==> flow/design.v <==
module multiplier  #(parameter width = 16)
   ( input    signed  [width-1 : 0] multiplicand,
     input    signed  [width-1 : 0] multiplier,   
     output   signed  [2 * width - 1 : 0] product
   ) ;
   assign  product = multiplicand * multiplier ;
endmodule
module  adder  #(parameter width = 32)  
		( input   signed [width-1 : 0] a ,
		  input   signed [width-1 : 0] b , 
		  output  signed [width-1 : 0] sum
		) ;
    assign   sum = a + b ;
endmodule
module accumulator #(parameter width = 32) 
	(input    clk,
     	 input    ena,
         input    reset,
         input	  signed [width - 1 : 0] acc_in,
   	 output   reg signed [width - 1 : 0] acc_out
	) ;
   always @(posedge clk) begin
      if (reset)  acc_out <= 0 ;
      else if (ena) acc_out <= acc_in ;
   end
endmodule
module mac_demo(input    clk, 
           input    reset, 
           input    ena,
   	   input    signed [16-1 : 0] k,
           input    signed [16-1 : 0] x,   
           output   signed [2 * 16 - 1 : 0] acc_out
          ) ;
           wire     signed [2 * 16 - 1 : 0] p ;
           wire     signed [2 * 16 - 1 : 0] acc_in ;
   multiplier  #(.width(16)) mult_0(.multiplicand(k),
                                          .multiplier(x),
                       			  .product(p)
                			  ) ;
   adder     #(.width(2*16)) add_0(.a(p),
                			 .b(acc_out),
                			 .sum(acc_in)
               				) ;
   accumulator  #(.width(2*16))  acc_0(.clk(clk),
                   			     .reset(reset),
                   			     .ena(ena),
                   			     .acc_in(acc_in),
                   			     .acc_out(acc_out)
                   			) ;
endmodule
# Step by step through the tools: mac_demo
# Each step is given for the RTL above and for the edited RTL.
# "before" refers to lines of the RTL above, "after" to lines of the edited file.
# "change": "after" minus "before" as printed here. "rel_change_pct": 100 x difference / "before".
# Not given: -
[setup]
top_module = "mac_demo"
clock = "clk"
lib = "sky130hd"
corner = "tt_025C_1v80"

# The edit
# The edit as a unified diff against the file above.
# The edit is scripted: it alters the design's behaviour and was not made to optimise anything.
# begin of diff
@@ -33,5 +33,5 @@
           ) ;
            wire     signed [2 * 16 - 1 : 0] p ;
-           wire     signed [2 * 16 - 1 : 0] acc_in ;
+           wire     signed [2 * 16 - 2 : 0] acc_in ;
    multiplier  #(.width(16)) mult_0(.multiplicand(k),
                                           .multiplier(x),
# end of diff

# Word-level counts
# Yosys after proc, flatten, opt, wreduce and memory -nomap, before mapping. Enables and synchronous resets that opt folds into registers are not counted as muxes. Memory bits, and registers merged into a memory's read port (data or address), are not among the register bits. Print and check cells are not counted. Equal cells are merged and count once.
[classes]
columns = ["element", "before", "after", "change", "rel_change_pct"]
rows = [
  ["add_sub_neg", 1, 1, 0, 0.00],
  ["multipliers", 1, 1, 0, 0.00],
]
[ops]
columns = ["operator", "before", "after", "change", "rel_change_pct"]
rows = [
  ["32-bit adder", 1, 0, -1, -100.00],
  ["16-bit by 16-bit multiplier with 32-bit output", 1, 0, -1, -100.00],
  ["31-bit adder", 0, 1, 1, "-"],
  ["16-bit by 16-bit multiplier with 31-bit output", 0, 1, 1, "-"],
]
[word_totals]
columns = ["element", "before", "after", "change", "rel_change_pct"]
rows = [
  ["register_bits", 32, 31, -1, -3.12],
]

# Depth
# Yosys ltp: most cells in a row. Word level: on the elaborated netlist, between registers, memories and ports. Mapped: between sequential cells and ports; inverters and the memories' decode and read muxes count.
[depth]
columns = ["element", "before", "after", "change", "rel_change_pct"]
rows = [
  ["word_depth", 2, 2, 0, 0.00],
  ["abc_area", "0", "0", "-", "-"],
  ["ltp_mapped", 25, 23, -2, -8.00],
  ["mapped_depth_nobuf", 23, 22, -1, -4.35],
]

# Mapped cells and area
# The flow's flattened synthesis, as Yosys stat reports it; memories are mapped. The netlist is that of the ABC_AREA named above (0 if unset); the other value can give another one.
[mapped]
columns = ["element", "before", "after", "change", "rel_change_pct"]
rows = [
  ["cell_count", 1305, 1276, -29, -2.22],
  ["area_um2", 12034.0, 11750.0, -284.0, -2.36],
  ["flip_flops", 32, 31, -1, -3.12],
  ["buffers", 42, 40, -2, -4.76],
]
[types]
columns = ["cell_type", "before", "after", "change", "rel_change_pct"]
rows = [
  ["sky130_fd_sc_hd__nor2_1", 46, 36, -10, -21.74],
  ["sky130_fd_sc_hd__a21oi_1", 27, 18, -9, -33.33],
  ["sky130_fd_sc_hd__and2_1", 122, 114, -8, -6.56],
  ["sky130_fd_sc_hd__fa_1", 292, 285, -7, -2.40],
  ["sky130_fd_sc_hd__xnor2_1", 20, 26, 6, 30.00],
  ["sky130_fd_sc_hd__inv_1", 341, 336, -5, -1.47],
  ["sky130_fd_sc_hd__mux2i_1", 8, 13, 5, 62.50],
  ["sky130_fd_sc_hd__nand2b_1", 5, 10, 5, 100.00],
  ["sky130_fd_sc_hd__o21ai_1", 3, 8, 5, 166.67],
  ["sky130_fd_sc_hd__nand3_1", 8, 4, -4, -50.00],
  ["sky130_fd_sc_hd__nand2_1", 145, 148, 3, 2.07],
  ["sky130_fd_sc_hd__ha_1", 98, 95, -3, -3.06],
  ["sky130_fd_sc_hd__o21bai_1", 7, 4, -3, -42.86],
  ["sky130_fd_sc_hd__o31ai_1", 4, 1, -3, -75.00],
  ["sky130_fd_sc_hd__a31oi_1", 3, 6, 3, 100.00],
  ["sky130_fd_sc_hd__and3_1", 2, 5, 3, 150.00],
  ["sky130_fd_sc_hd__o21ai_0", 15, 17, 2, 13.33],
  ["sky130_fd_sc_hd__buf_1", 3, 1, -2, -66.67],
]
# Cell types equal on both sides are left out: 11.
# The list need not be complete.
# By module: a second synthesis without flattening, with its own total; a netlist apart from the flattened one above.
[hier_totals]
columns = ["element", "before", "after", "change", "rel_change_pct"]
rows = [
  ["hier_cells", 1397, 1397, 0, 0.00],
  ["area_unflattened_um2", 12532.0, 12532.0, 0.0, 0.00],
]
# Each row is one instance without its submodules.
[by_module_before]
columns = ["mod", "n_inst", "n_cells", "area_um2", "seq_area_um2"]
rows = [
  ["multiplier (width=16)", 1, 1073, 9766.9, 0.0],
  ["adder (width=32)", 1, 221, 1601.5, 0.0],
  ["accumulator (width=32)", 1, 103, 1163.6, 640.6],
  ["mac_demo", 1, 0, 0.0, 0.0],
]
[by_module_after]
columns = ["mod", "n_inst", "n_cells", "area_um2", "seq_area_um2"]
rows = [
  ["multiplier (width=16)", 1, 1073, 9766.9, 0.0],
  ["adder (width=32)", 1, 221, 1601.5, 0.0],
  ["accumulator (width=32)", 1, 103, 1163.6, 640.6],
  ["mac_demo", 1, 0, 0.0, 0.0],
]

# Timing after synthesis
# OpenSTA on the mapped netlist: ideal clock, no wires. The path of least setup slack (recovery checks aside). Input and output delay are each 20% of the period. Register names are those of the netlist, which keeps one name where synthesis merged equal registers.
[synth_timing]
columns = ["element", "before", "after", "change", "rel_change_pct"]
rows = [
  ["path_kind", "input port to flip-flop", "input port to flip-flop", "-", "-"],
  ["from", "input port k[15]", "input port k[15]", "-", "-"],
  ["to", "register acc_0.acc_out[31]", "register acc_0.acc_out[30]", "-", "-"],
  ["clock_period_ns", 7.0, 7.0, 0.0, 0.00],
  ["in_delay_ns", 1.400, 1.400, 0.000, 0.00],
  ["setup_time_ns", 0.091, 0.079, -0.012, "-"],
  ["t_first_pin_ns", 1.400, 1.400, 0.000, 0.00],
  ["t_arrival_ns", 7.000, 6.999, -0.001, -0.01],
  ["required_ns", 6.909, 6.921, 0.012, 0.17],
  ["setup_slack_ns", -0.091, -0.078, 0.013, "-"],
  ["path_delay_ns", 5.691, 5.678, -0.013, -0.23],
  ["driving_pins", 23, 22, -1, -4.35],
  ["path_buffers", 2, 2, 0, 0.00],
  ["synth_period_reached_ns", 7.091, 7.078, -0.013, -0.18],
]
# "path_delay_ns" = arrival - input delay + setup time.
# "driving_pins" counts driving pins, that of a launching flip-flop among them; a cell with two outputs on the path counts twice.
# "synth_period_reached_ns" = period - worst setup slack (recovery checks aside). The figure is calculated, with input and output delays left at 20% of the set period.
# The rows between start and end are the longest chain of elaborated cells between them; the timing report does not say that the signal goes this way. Where chains are equally long, one stands for them.
# Each line given opens the expression or statement behind the cell; cells for indexed reads and writes are added by Yosys, which also makes memories of some case tables.
[synth_via_before]
cell_sequence = "sky130_fd_sc_hd__clkbuf_1 > sky130_fd_sc_hd__nand2_1 > sky130_fd_sc_hd__inv_1 > sky130_fd_sc_hd__fa_1 > sky130_fd_sc_hd__inv_1 > sky130_fd_sc_hd__fa_1 > sky130_fd_sc_hd__inv_1 > sky130_fd_sc_hd__fa_1 > sky130_fd_sc_hd__fa_1 > sky130_fd_sc_hd__fa_1 > sky130_fd_sc_hd__inv_1 > sky130_fd_sc_hd__fa_1 > sky130_fd_sc_hd__inv_1 > sky130_fd_sc_hd__ha_1 > sky130_fd_sc_hd__clkbuf_1 > sky130_fd_sc_hd__a21o_1 > sky130_fd_sc_hd__a21oi_1 > sky130_fd_sc_hd__o21bai_1 > sky130_fd_sc_hd__a41o_1 > sky130_fd_sc_hd__nand4_1 > sky130_fd_sc_hd__a21oi_1 > sky130_fd_sc_hd__or3_1 > sky130_fd_sc_hd__a311oi_1"
elab_chain_cells = 2
[synth_rtl_before]
columns = ["element", "line_no", "text"]
rows = [
  ["from (decl)", 30, "input signed [16-1 : 0] k,"],
  ["16-bit by 16-bit multiplier with 32-bit output", 6, ""],
  ["32-bit adder", 13, "assign   sum = a + b ;"],
  ["to (assign)", 23, "if (reset)  acc_out <= 0 ;"],
  ["to (assign)", 24, "else if (ena) acc_out <= acc_in ;"],
  ["to (decl)", 20, "output reg signed [width - 1 : 0] acc_out"],
]
[synth_via_after]
cell_sequence = "sky130_fd_sc_hd__clkbuf_1 > sky130_fd_sc_hd__clkbuf_1 > sky130_fd_sc_hd__nand2_1 > sky130_fd_sc_hd__inv_1 > sky130_fd_sc_hd__fa_1 > sky130_fd_sc_hd__fa_1 > sky130_fd_sc_hd__inv_1 > sky130_fd_sc_hd__fa_1 > sky130_fd_sc_hd__inv_1 > sky130_fd_sc_hd__fa_1 > sky130_fd_sc_hd__fa_1 > sky130_fd_sc_hd__inv_1 > sky130_fd_sc_hd__fa_1 > sky130_fd_sc_hd__inv_1 > sky130_fd_sc_hd__ha_1 > sky130_fd_sc_hd__and3_1 > sky130_fd_sc_hd__and2_1 > sky130_fd_sc_hd__o31ai_1 > sky130_fd_sc_hd__a22oi_1 > sky130_fd_sc_hd__o211ai_2 > sky130_fd_sc_hd__xnor2_1 > sky130_fd_sc_hd__a211oi_2"
elab_chain_cells = 2
[synth_rtl_after]
columns = ["element", "line_no", "text"]
rows = [
  ["from (decl)", 30, "input signed [16-1 : 0] k,"],
  ["16-bit by 16-bit multiplier with 31-bit output", 6, ""],
  ["31-bit adder", 13, "assign   sum = a + b ;"],
  ["to (assign)", 23, "if (reset)  acc_out <= 0 ;"],
  ["to (assign)", 24, "else if (ena) acc_out <= acc_in ;"],
  ["to (decl)", 20, "output reg signed [width - 1 : 0] acc_out"],
]

# Worst path after layout
# From the final timing report of the runs of pair 1: the path of least setup slack in the routed layout; clock arrival at registers is part of the times.
[layout_timing]
columns = ["element", "before", "after", "change", "rel_change_pct"]
rows = [
  ["path_kind", "input port to flip-flop", "input port to flip-flop", "-", "-"],
  ["from", "input port k[3]", "input port k[14]", "-", "-"],
  ["to", "register acc_0.acc_out[28]", "register acc_0.acc_out[28]", "-", "-"],
  ["clock_period_ns", 7.0, 7.0, 0.0, 0.00],
  ["in_delay_ns", 1.40, 1.40, 0.00, 0.00],
  ["setup_time_ns", 0.12, 0.10, -0.02, "-"],
  ["t_first_pin_ns", 1.40, 1.40, 0.00, 0.00],
  ["t_arrival_ns", 7.00, 7.03, 0.03, 0.43],
  ["required_ns", 7.15, 7.18, 0.03, 0.42],
  ["setup_slack_ns", 0.16, 0.16, 0.00, "-"],
  ["driving_pins", 21, 22, 1, 4.76],
  ["path_buffers", 3, 3, 0, 0.00],
]
# The rows between start and end are the longest chain of elaborated cells between them; the timing report does not say that the signal goes this way. Where chains are equally long, one stands for them.
[layout_via_before]
cell_sequence = "sky130_fd_sc_hd__buf_2 > sky130_fd_sc_hd__buf_12 > sky130_fd_sc_hd__buf_4 > sky130_fd_sc_hd__and2_4 > sky130_fd_sc_hd__fa_1 > sky130_fd_sc_hd__fa_1 > sky130_fd_sc_hd__fa_1 > sky130_fd_sc_hd__fa_1 > sky130_fd_sc_hd__fa_1 > sky130_fd_sc_hd__inv_2 > sky130_fd_sc_hd__fa_1 > sky130_fd_sc_hd__inv_2 > sky130_fd_sc_hd__ha_4 > sky130_fd_sc_hd__o21a_4 > sky130_fd_sc_hd__a2111oi_4 > sky130_fd_sc_hd__o31ai_4 > sky130_fd_sc_hd__a311oi_4 > sky130_fd_sc_hd__o21ai_4 > sky130_fd_sc_hd__o31ai_4 > sky130_fd_sc_hd__xor2_1 > sky130_fd_sc_hd__o21ai_1"
elab_chain_cells = 2
[layout_rtl_before]
columns = ["element", "line_no", "text"]
rows = [
  ["from (decl)", 30, "input signed [16-1 : 0] k,"],
  ["16-bit by 16-bit multiplier with 32-bit output", 6, ""],
  ["32-bit adder", 13, "assign   sum = a + b ;"],
  ["to (assign)", 23, "if (reset)  acc_out <= 0 ;"],
  ["to (assign)", 24, "else if (ena) acc_out <= acc_in ;"],
  ["to (decl)", 20, "output reg signed [width - 1 : 0] acc_out"],
]
[layout_via_after]
cell_sequence = "sky130_fd_sc_hd__clkdlybuf4s50_1 > sky130_fd_sc_hd__buf_4 > sky130_fd_sc_hd__and2_4 > sky130_fd_sc_hd__fa_1 > sky130_fd_sc_hd__fa_1 > sky130_fd_sc_hd__inv_1 > sky130_fd_sc_hd__fa_1 > sky130_fd_sc_hd__inv_2 > sky130_fd_sc_hd__fa_1 > sky130_fd_sc_hd__fa_1 > sky130_fd_sc_hd__inv_1 > sky130_fd_sc_hd__fa_1 > sky130_fd_sc_hd__inv_2 > sky130_fd_sc_hd__ha_4 > sky130_fd_sc_hd__o21ai_4 > sky130_fd_sc_hd__o21ai_2 > sky130_fd_sc_hd__a2111oi_4 > sky130_fd_sc_hd__buf_4 > sky130_fd_sc_hd__a21oi_4 > sky130_fd_sc_hd__a21oi_4 > sky130_fd_sc_hd__a211o_2 > sky130_fd_sc_hd__a311oi_2"
elab_chain_cells = 2
[layout_rtl_after]
columns = ["element", "line_no", "text"]
rows = [
  ["from (decl)", 30, "input signed [16-1 : 0] k,"],
  ["16-bit by 16-bit multiplier with 31-bit output", 6, ""],
  ["31-bit adder", 13, "assign   sum = a + b ;"],
  ["to (assign)", 23, "if (reset)  acc_out <= 0 ;"],
  ["to (assign)", 24, "else if (ena) acc_out <= acc_in ;"],
  ["to (decl)", 20, "output reg signed [width - 1 : 0] acc_out"],
]

# Measured runs
# Runs of the flow (Yosys, OpenROAD) on both versions; the two runs of a pair have the same settings. The constraints put input and output delay at 20% of the set period each and load the outputs with 0.01 pF.
[flow_settings_pair_1]
CORE_UTILIZATION = 40
period_ns = 7.0
CAP_MARGIN = 20
CORE_MARGIN = 2
SLEW_MARGIN = 20
[measured_pair_1]
columns = ["element", "before", "after", "change", "rel_change_pct"]
rows = [
  ["yosys.chip_area_um2", 12034.0, 11750.0, -284.0, -2.36],
  ["final_die_area_um2", 31488.5, 30761.7, -726.8, -2.31],
  ["final_cell_area_um2", 14795.4, 14699.1, -96.3, -0.65],
  ["util_pct", 49.9, 51.1, 1.2, "-"],
  ["worst_setup_slack_ns", 0.156, 0.157, 0.001, "-"],
  ["total_negative_slack_ns", 0.000, 0.000, 0.000, "-"],
  ["holdWs_ns", 0.511, 0.509, -0.002, "-"],
  ["achievedPeriod_ns", 6.844, 6.843, -0.001, -0.01],
]
[flow_settings_pair_2]
ABC_AREA = 0
CELL_PAD_IN_SITES_GLOBAL_PLACEMENT = 2
CORE_UTILIZATION = 17
GPL_ROUTABILITY_DRIVEN = 0
MAX_ROUTING_LAYER = "met5"
period_ns = 4.67
CAP_MARGIN = 20
CORE_MARGIN = 2
SLEW_MARGIN = 20
[measured_pair_2]
columns = ["element", "before", "after", "change", "rel_change_pct"]
rows = [
  ["yosys.chip_area_um2", 12034.0, 11750.0, -284.0, -2.36],
  ["final_die_area_um2", 72932.4, 71235.6, -1696.8, -2.33],
  ["final_cell_area_um2", 17804.6, 17500.5, -304.1, -1.71],
  ["util_pct", 25.4, 25.6, 0.2, "-"],
  ["worst_setup_slack_ns", -1.721, -1.464, 0.257, "-"],
  ["total_negative_slack_ns", -29.946, -27.056, 2.890, "-"],
  ["holdWs_ns", 0.532, 0.503, -0.029, "-"],
  ["achievedPeriod_ns", 6.391, 6.134, -0.257, -4.02],
]
# By "achievedPeriod_ns" is meant the clock period of the run minus its worst setup slack. This is arithmetic on one report: input and output delays are still those of the set period (20% each).
